==> flow/design.v <==
module tb_dp #(
    parameter BHT_ENTERIES    = 128,
    parameter BTB_ENTERIES    = 32,
    parameter INSTR_SIZE_BYTE = 4
) 
(
    clk,
    rst_n,
    in_fetch_pc,
    in_fetch_nop,
    in_exe_pc,
    in_exe_nop,
    in_exe_branch_taken,
    in_exe_branch_offset,
    out_pc_offset,
    out_fetch_branch_taken
);
input clk;
input rst_n;
input in_fetch_nop;
input [INSTR_SIZE_BYTE*8-1 :0] in_fetch_pc;
input in_exe_nop;
input [INSTR_SIZE_BYTE*8-1 :0] in_exe_pc;
input in_exe_branch_taken;
input [INSTR_SIZE_BYTE*8-1 :0] in_exe_branch_offset;
output [INSTR_SIZE_BYTE*8-1 :0] out_pc_offset;
output out_fetch_branch_taken;
reg [1:0] bht_entry [0:BHT_ENTERIES-1];
reg [INSTR_SIZE_BYTE*8-1 :0] btb_entry [0:BTB_ENTERIES-1];
reg [24:0] btb_tag [0:BTB_ENTERIES-1];
assign out_pc_offset = btb_entry[in_fetch_pc[6:2]];
assign out_fetch_branch_taken = bht_entry[in_fetch_pc[8:2]][1]&&(btb_tag[in_fetch_pc[6:2]]==in_fetch_pc[31:7]);
always@(posedge clk or negedge rst_n) begin
    if(rst_n) begin
        if(!in_exe_nop) begin
            if(in_exe_branch_taken) begin
                bht_entry[in_exe_pc[8:2]]  <= (bht_entry[in_exe_pc[8:2]]==2'b11) ? bht_entry[in_exe_pc[8:2]] : bht_entry[in_exe_pc[8:2]] + 1'b1   ;
                btb_entry[in_exe_pc[6:2]]  <=  in_exe_branch_offset;
                btb_tag[in_exe_pc[6:2]]    <=  in_exe_pc[31:7];
            end
            else if(!in_exe_branch_taken) begin
                bht_entry[in_exe_pc[8:2]]  <= (bht_entry[in_exe_pc[8:2]]==2'b00) ? bht_entry[in_exe_pc[8:2]] : bht_entry[in_exe_pc[8:2]] - 1'b1   ;
            end
        end
    end
    else if(!rst_n) begin
        bht_entry[0]  <=   0 ;bht_entry[1]  <=   0 ;bht_entry[2]  <=   0 ;bht_entry[3]  <=   0 ;bht_entry[4]  <=   0 ;bht_entry[5]  <=   0 ;bht_entry[6]  <=   0 ;bht_entry[7]  <=   0 ;bht_entry[8]  <=   0 ;bht_entry[9]  <=   0 ;
        bht_entry[10]  <=   0 ;bht_entry[11]  <=   0 ;bht_entry[12]  <=   0 ;bht_entry[13]  <=   0 ;bht_entry[14]  <=   0 ;bht_entry[15]  <=   0 ;bht_entry[16]  <=   0 ;bht_entry[17]  <=   0 ;bht_entry[18]  <=   0 ;bht_entry[19]  <=   0 ;
        bht_entry[20]  <=   0 ;bht_entry[21]  <=   0 ;bht_entry[22]  <=   0 ;bht_entry[23]  <=   0 ;bht_entry[24]  <=   0 ;bht_entry[25]  <=   0 ;bht_entry[26]  <=   0 ;bht_entry[27]  <=   0 ;bht_entry[28]  <=   0 ;bht_entry[29]  <=   0 ;
        bht_entry[30]  <=   0 ;bht_entry[31]  <=   0 ;bht_entry[32]  <=   0 ;bht_entry[33]  <=   0 ;bht_entry[34]  <=   0 ;bht_entry[35]  <=   0 ;bht_entry[36]  <=   0 ;bht_entry[37]  <=   0 ;bht_entry[38]  <=   0 ;bht_entry[39]  <=   0 ;
        bht_entry[40]  <=   0 ;bht_entry[41]  <=   0 ;bht_entry[42]  <=   0 ;bht_entry[43]  <=   0 ;bht_entry[44]  <=   0 ;bht_entry[45]  <=   0 ;bht_entry[46]  <=   0 ;bht_entry[47]  <=   0 ;bht_entry[48]  <=   0 ;bht_entry[49]  <=   0 ;
        bht_entry[50]  <=   0 ;bht_entry[51]  <=   0 ;bht_entry[52]  <=   0 ;bht_entry[53]  <=   0 ;bht_entry[54]  <=   0 ;bht_entry[55]  <=   0 ;bht_entry[56]  <=   0 ;bht_entry[57]  <=   0 ;bht_entry[58]  <=   0 ;bht_entry[59]  <=   0 ;
        bht_entry[60]  <=   0 ;bht_entry[61]  <=   0 ;bht_entry[62]  <=   0 ;bht_entry[63]  <=   0 ;bht_entry[64]  <=   0 ;bht_entry[65]  <=   0 ;bht_entry[66]  <=   0 ;bht_entry[67]  <=   0 ;bht_entry[68]  <=   0 ;bht_entry[69]  <=   0 ;
        bht_entry[70]  <=   0 ;bht_entry[71]  <=   0 ;bht_entry[72]  <=   0 ;bht_entry[73]  <=   0 ;bht_entry[74]  <=   0 ;bht_entry[75]  <=   0 ;bht_entry[76]  <=   0 ;bht_entry[77]  <=   0 ;bht_entry[78]  <=   0 ;bht_entry[79]  <=   0 ;
        bht_entry[80]  <=   0 ;bht_entry[81]  <=   0 ;bht_entry[82]  <=   0 ;bht_entry[83]  <=   0 ;bht_entry[84]  <=   0 ;bht_entry[85]  <=   0 ;bht_entry[86]  <=   0 ;bht_entry[87]  <=   0 ;bht_entry[88]  <=   0 ;bht_entry[89]  <=   0 ;
        bht_entry[90]  <=   0 ;bht_entry[91]  <=   0 ;bht_entry[92]  <=   0 ;bht_entry[93]  <=   0 ;bht_entry[94]  <=   0 ;bht_entry[95]  <=   0 ;bht_entry[96]  <=   0 ;bht_entry[97]  <=   0 ;bht_entry[98]  <=   0 ;bht_entry[99]  <=   0 ;
        bht_entry[100]  <=   0 ;bht_entry[101]  <=   0 ;bht_entry[102]  <=   0 ;bht_entry[103]  <=   0 ;bht_entry[104]  <=   0 ;bht_entry[105]  <=   0 ;bht_entry[106]  <=   0 ;bht_entry[107]  <=   0 ;bht_entry[108]  <=   0 ;bht_entry[109]  <=   0 ;
        bht_entry[110]  <=   0 ;bht_entry[111]  <=   0 ;bht_entry[112]  <=   0 ;bht_entry[113]  <=   0 ;bht_entry[114]  <=   0 ;bht_entry[115]  <=   0 ;bht_entry[116]  <=   0 ;bht_entry[117]  <=   0 ;bht_entry[118]  <=   0 ;bht_entry[119]  <=   0 ;
        bht_entry[120]  <=   0 ;bht_entry[121]  <=   0 ;bht_entry[122]  <=   0 ;bht_entry[123]  <=   0 ;bht_entry[124]  <=   0 ;bht_entry[125]  <=   0 ;bht_entry[126]  <=   0 ;bht_entry[127]  <=   0 ;
        btb_entry[0]  <=   0;
        btb_tag[0]    <=   0;
        btb_entry[1]  <=   0;
        btb_tag[1]    <=   0;
        btb_entry[2]  <=   0;
        btb_tag[2]    <=   0;
        btb_entry[3]  <=   0;
        btb_tag[3]    <=   0;
        btb_entry[4]  <=   0;
        btb_tag[4]    <=   0;
        btb_entry[5]  <=   0;
        btb_tag[5]    <=   0;
        btb_entry[6]  <=   0;
        btb_tag[6]    <=   0;
        btb_entry[7]  <=   0;
        btb_tag[7]    <=   0;
        btb_entry[8]  <=   0;
        btb_tag[8]    <=   0;
        btb_entry[9]  <=   0;
        btb_tag[9]    <=   0;
        btb_entry[10]  <=   0;
        btb_tag[10]    <=   0;
        btb_entry[11]  <=   0;
        btb_tag[11]    <=   0;
        btb_entry[12]  <=   0;
        btb_tag[12]    <=   0;
        btb_entry[13]  <=   0;
        btb_tag[13]    <=   0;
        btb_entry[14]  <=   0;
        btb_tag[14]    <=   0;
        btb_entry[15]  <=   0;
        btb_tag[15]    <=   0;
        btb_entry[16]  <=   0;
        btb_tag[16]    <=   0;
        btb_entry[17]  <=   0;
        btb_tag[17]    <=   0;
        btb_entry[18]  <=   0;
        btb_tag[18]    <=   0;
        btb_entry[19]  <=   0;
        btb_tag[19]    <=   0;
        btb_entry[20]  <=   0;
        btb_tag[20]    <=   0;
        btb_entry[21]  <=   0;
        btb_tag[21]    <=   0;
        btb_entry[22]  <=   0;
        btb_tag[22]    <=   0;
        btb_entry[23]  <=   0;
        btb_tag[23]    <=   0;
        btb_entry[24]  <=   0;
        btb_tag[24]    <=   0;
        btb_entry[25]  <=   0;
        btb_tag[25]    <=   0;
        btb_entry[26]  <=   0;
        btb_tag[26]    <=   0;
        btb_entry[27]  <=   0;
        btb_tag[27]    <=   0;
        btb_entry[28]  <=   0;
        btb_tag[28]    <=   0;
        btb_entry[29]  <=   0;
        btb_tag[29]    <=   0;
        btb_entry[30]  <=   0;
        btb_tag[30]    <=   0;
        btb_entry[31]  <=   0;
        btb_tag[31]    <=   0;
    end
end
endmodule
# [From RTL to reports: tb_dp]
# What the tools print for tb_dp, step after step.
# Line numbers count from 1 in the design file above.
# Library cell names are shortened.
# A cell with -- has no value.
[design] top_module="tb_dp" clock="clk" lib="sky130hd" corner="tt_025C_1v80"

# [Elaborated design]
# Source: Yosys, flattened and elaborated. Widths are those after wreduce. Registers that Yosys merges into a memory's read port (data or address) are not register bits. Print and check cells do not count. Equal cells are merged and count once.
[word_totals] ff_bits=2080 inputBits=101 word_cells=1074
[classes] n_addsub=2 equal=318 mux=395 bitwise=1 reduce_logical=166
[op_table] operator="parallel mux 32 bit (select 32 bit)" n=1
[op_table] operator="== test 7 bit with constant B" n=128
[op_table] operator="parallel mux 25 bit (select 32 bit)" n=1
[op_table] operator="2-to-1 mux 2 bit" n=390
[op_table] operator="parallel mux 2 bit (select 128 bit)" n=2
[op_table] operator="== test 7 x 6 -> 1 bit with constant B" n=64
[op_table] operator="AND reduction 2 bit" n=128
[op_table] operator="parallel mux 2 bit (select 127 bit)" n=1
[op_table] operator="== test 7 x 5 -> 1 bit with constant B" n=32
[op_table] operator="== test 5 bit with constant B" n=32
[op_table] operator="== test 7 x 4 -> 1 bit with constant B" n=16
[op_table] operator="AND reduction 3 bit" n=32
[op_table] operator="== test 5 x 4 -> 1 bit with constant B" n=16
[op_table] operator="== test 7 x 3 -> 1 bit with constant B" n=8
[op_table] operator="== test 5 x 3 -> 1 bit with constant B" n=8
[op_table] operator="== test 7 x 2 -> 1 bit with constant B" n=4
[op_table] operator="== test 25 bit" n=1
[op_table] operator="== test 5 x 2 -> 1 bit with constant B" n=4
[op_table] operator="== test 7 x 1 -> 1 bit with constant B" n=2
[op_table] operator="zero test 7 bit" n=2
[op_table] operator="== test 5 x 1 -> 1 bit with constant B" n=2
[op_table] operator="zero test 5 bit" n=2
[op_table] operator="adder 2 x 1 -> 2 bit with constant B" n=1
[op_table] operator="subtractor 2 x 1 -> 2 bit with constant B" n=1
[op_table] operator="== test 2 bit with constant B" n=1
[op_table] operator="zero test 2 bit" n=1
[op_table] operator="logical AND 1 bit" n=1
[op_table] operator="NOT 1 bit" n=1

# [Depth]
# Depth = most cells in a row (Yosys ltp): at word level without a register or memory, in the mapped netlist without a sequential cell, where the memories' decode and read muxes count.
[depth] word_depth=8 ABC_AREA=0 depth_mapped=15

# [Synthesis result]
# Source: synth_stat.txt of the flow (Yosys; design flattened, memories mapped). It holds for the ABC_AREA given above (unset counts as 0); a run with the other value may have another netlist.
[synth_totals] cell_count=7590 area_um2=93124.3 seqArea_um2=52049.9 ffs=2080 n_buf=713
[types] type="dfrtp_1" n=2080 area_total_um2=5.2E+04
[types] type="mux2_2" n=1827 area_total_um2=2.06E+04
[types] type="a22oi_1" n=702 area_total_um2=5.27E+03
[types] type="nand2_1" n=669 area_total_um2=2.51E+03
[types] type="o21ai_0" n=310 area_total_um2=1.55E+03
[types] type="clkbuf_1" n=362 area_total_um2=1.36E+03
[types] type="buf_1" n=253 area_total_um2=949.661
[types] type="nand3_1" n=169 area_total_um2=845.811
[types] type="and3_1" n=126 area_total_um2=788.256
[types] type="nand4_1" n=103 area_total_um2=644.368
[types] type="nor2_1" n=144 area_total_um2=540.518
[types] type="a21oi_1" n=107 area_total_um2=535.514
[types] type="mux2i_1" n=44 area_total_um2=440.422
[types] type="nor4_1" n=68 area_total_um2=425.408
[types] type="a2111oi_0" n=43 area_total_um2=376.611
[types] type="buf_2" n=74 area_total_um2=370.355
[types] type="a22o_1" n=40 area_total_um2=350.336
[types] type="a221oi_1" n=37 area_total_um2=324.061
# Not listed: further types 65, cells in them 432.

# [Timing after synthesis]
# Source: OpenSTA report_checks on the synthesized netlist (no wires, ideal clock, input and output delay 20% of the period each), path of least setup slack; recovery checks are left aside. Register names are those of the netlist, which keeps one name where synthesis merged equal registers.
[synth_timing] kind="input to output" start="input port in_fetch_pc[4]" end="output port out_fetch_branch_taken" clock_period_ps=10000 in_delay_ps=2000 launch_ps=2000 arrival_ps=4704 slack_ps=3296 path_delay_ps=2704 path_stages=11 n_path_buf=3 synth_period_reached_ps=6704
# "path_delay_ps" is the arrival time less input delay plus setup time.
# A path that ends at an output port has no setup time.
# "path_stages" counts driving pins, that of a launching flip-flop among them; a cell with two outputs on the path counts twice.
# "synth_period_reached_ps" = period - worst setup slack (recovery checks aside). The figure is calculated, with input and output delays left at 20% of the set period.
# Between the ends stands the longest chain of elaborated cells between them, by number of cells; it is not shown to be the way that was timed. Of several equally long chains one is given.
# A line is the first line of the expression or statement that the cell stems from. Yosys adds cells for indexed reads and writes and turns some case tables into memories.
[synth_via] path_cell_list="buf_6 -> or3b_2 -> nor2_1 -> clkbuf_1 -> clkbuf_1 -> a222oi_1 -> nand4_1 -> o22ai_1 -> xnor2_1 -> or4_1 -> nor4_1" elab_chain_len=4 cells_between=164 cone_classes="eq/ne: 159; mux: 2; reduce/logical: 3"
[synth_rtl] element="from (decl)" line_no=21 source="input [INSTR_SIZE_BYTE*8-1 :0] in_fetch_pc;"
[synth_rtl] element="== test 5 bit" line_no=32 source="assign out_fetch_branch_taken = bht_entry[in_fetch_pc[8:2]][1]&&(btb_tag[in_fetch_pc[6:2]]==in_fetch_pc[31:7]) ..."
[synth_rtl] element="parallel mux 25 bit (select 32 bit)" line_no=32
[synth_rtl] element="== test 25 bit" line_no=32
[synth_rtl] element="logical AND 1 bit" line_no=32
[synth_rtl] element="to (decl)" line_no=27 source="output out_fetch_branch_taken;"

# [Worst path after layout]
# Path of least setup slack in the final report of run 1 (OpenROAD, finished layout, wires in). Where an end is a register, its clock arrival counts in the times.
# The path's times are printed in steps of 10 ps; the period is the one set.
[layout_timing] kind="input to output" start="input port in_fetch_pc[2]" end="output port out_fetch_branch_taken" clock_period_ps=13600 in_delay_ps=2720 launch_ps=2720 arrival_ps=7210 slack_ps=3670 path_stages=14 n_path_buf=5
# Between the ends stands the longest chain of elaborated cells between them, by number of cells; it is not shown to be the way that was timed. Of several equally long chains one is given.
[layout_via] path_cell_list="buf_6 -> buf_12 -> nor2b_4 -> buf_6 -> buf_4 -> a22o_1 -> a222oi_1 -> nand3_1 -> nor4_4 -> a2bb2oi_1 -> nand4_1 -> or4_1 -> nor4_4 -> dlymetal6s2s_1" elab_chain_len=4 cells_between=164 cone_classes="eq/ne: 159; mux: 2; reduce/logical: 3"
[layout_rtl] element="from (decl)" line_no=21 source="input [INSTR_SIZE_BYTE*8-1 :0] in_fetch_pc;"
[layout_rtl] element="== test 5 bit" line_no=32 source="assign out_fetch_branch_taken = bht_entry[in_fetch_pc[8:2]][1]&&(btb_tag[in_fetch_pc[6:2]]==in_fetch_pc[31:7]) ..."
[layout_rtl] element="parallel mux 25 bit (select 32 bit)" line_no=32
[layout_rtl] element="== test 25 bit" line_no=32
[layout_rtl] element="logical AND 1 bit" line_no=32
[layout_rtl] element="to (decl)" line_no=27 source="output out_fetch_branch_taken;"

Hand-over note for tb_dp

Module tb_dp, platform sky130hd: 3 stored runs of the flow (Yosys, OpenROAD) with differing settings, in no particular order. Input and output delays are each 20% of the period that was set; the output load is 0.01 pF.
"period_less_ws_ps": clock period set for the run, less the worst setup slack. It is reckoned from that one timing run; input and output delays stay at 20% of the period that was set.

[flow] run 1: files
==> flow/run.sh <==
#!/bin/bash
# the make line also repeats the synthesis and layout settings of config.mk as NAME=value (left out here)
make -C /OpenROAD-flow-scripts/flow DESIGN_CONFIG=/design/flow/config.mk WORK_HOME=/design/flow/orfs CLKGATE_MAP_FILE= finish
==> flow/config.mk <==
export PLATFORM = sky130hd
export DESIGN_NAME = tb_dp
export DESIGN_NICKNAME = tb_dp
export VERILOG_FILES = /design/flow/design.v
export SDC_FILE = /design/flow/constraint.sdc
export NUM_CORES = 4
export LEC_CHECK = 0
export CAP_MARGIN = 30
export CELL_PAD_IN_SITES_GLOBAL_PLACEMENT = 2
export CORE_ASPECT_RATIO = 0.59
export CORE_MARGIN = 2
export CORE_UTILIZATION = 41
export CTS_CLUSTER_DIAMETER = 191
export CTS_CLUSTER_SIZE = 66
export GPL_ROUTABILITY_DRIVEN = 0
export HOLD_SLACK_MARGIN = 0.15
export MIN_ROUTING_LAYER = met1
export PLACE_DENSITY_LB_ADDON = 0.16
export SETUP_SLACK_MARGIN = 3.45
export SLEW_MARGIN = 0
==> flow/constraint.sdc <==
create_clock -name core_clock -period 13.6 [get_ports {clk}]
set_input_delay 2.7200 -clock core_clock [delete_from_list [all_inputs] [get_ports {clk}]]
set_output_delay 2.7200 -clock core_clock [all_outputs]
set_load 0.01 [all_outputs]

[flow] run 1: metrics
[metrics] period_less_ws_ps = 9935
[metrics] tns_ps = 0
[metrics] die_area_um2 = 231094.0
[metrics] finish.utilization_pct = 44.6
[metrics] yosys_chip_area_um2 = 93124.3
[metrics] worst_setup_slack_ps = 3665

[flow] run 2: files
==> flow/run.sh <==
#!/bin/bash
# the make line also repeats the synthesis and layout settings of config.mk as NAME=value (left out here)
make -C /OpenROAD-flow-scripts/flow DESIGN_CONFIG=/design/flow/config.mk WORK_HOME=/design/flow/orfs CLKGATE_MAP_FILE= finish
==> flow/config.mk <==
export PLATFORM = sky130hd
export DESIGN_NAME = tb_dp
export DESIGN_NICKNAME = tb_dp
export VERILOG_FILES = /design/flow/design.v
export SDC_FILE = /design/flow/constraint.sdc
export NUM_CORES = 4
export LEC_CHECK = 0
export CAP_MARGIN = 20
export CORE_ASPECT_RATIO = 1.74
export CORE_MARGIN = 7
export CORE_UTILIZATION = 22
export CTS_CLUSTER_SIZE = 56
export MAX_ROUTING_LAYER = met5
export SETUP_SLACK_MARGIN = -1.07
export SLEW_MARGIN = 20
==> flow/constraint.sdc <==
create_clock -name core_clock -period 12.4 [get_ports {clk}]
set_input_delay 2.4800 -clock core_clock [delete_from_list [all_inputs] [get_ports {clk}]]
set_output_delay 2.4800 -clock core_clock [all_outputs]
set_load 0.01 [all_outputs]

[flow] run 2: metrics
[metrics] period_less_ws_ps = 10953
[metrics] tns_ps = 0
[metrics] die_area_um2 = 442407.0
[metrics] finish.utilization_pct = 25.5
[metrics] yosys_chip_area_um2 = 93124.3
[metrics] worst_setup_slack_ps = 1447

[flow] run 3: files
==> flow/run.sh <==
#!/bin/bash
# the make line also repeats the synthesis and layout settings of config.mk as NAME=value (left out here)
make -C /OpenROAD-flow-scripts/flow DESIGN_CONFIG=/design/flow/config.mk WORK_HOME=/design/flow/orfs CLKGATE_MAP_FILE= finish
==> flow/config.mk <==
export PLATFORM = sky130hd
export DESIGN_NAME = tb_dp
export DESIGN_NICKNAME = tb_dp
export VERILOG_FILES = /design/flow/design.v
export SDC_FILE = /design/flow/constraint.sdc
export NUM_CORES = 4
export LEC_CHECK = 0
export CAP_MARGIN = 30
export CELL_PAD_IN_SITES_GLOBAL_PLACEMENT = 2
export CORE_ASPECT_RATIO = 0.59
export CORE_MARGIN = 2
export CORE_UTILIZATION = 41
export CTS_CLUSTER_DIAMETER = 191
export CTS_CLUSTER_SIZE = 66
export GPL_ROUTABILITY_DRIVEN = 0
export GPL_TIMING_DRIVEN = 0
export HOLD_SLACK_MARGIN = 0.15
export MIN_ROUTING_LAYER = met2
export PLACE_DENSITY_LB_ADDON = 0.16
export SETUP_SLACK_MARGIN = 3.45
export SLEW_MARGIN = 0
==> flow/constraint.sdc <==
create_clock -name core_clock -period 13.6 [get_ports {clk}]
set_input_delay 2.7200 -clock core_clock [delete_from_list [all_inputs] [get_ports {clk}]]
set_output_delay 2.7200 -clock core_clock [all_outputs]
set_load 0.01 [all_outputs]

[flow] run 3: unfinished; error GRT-0116 in routing

End of note.
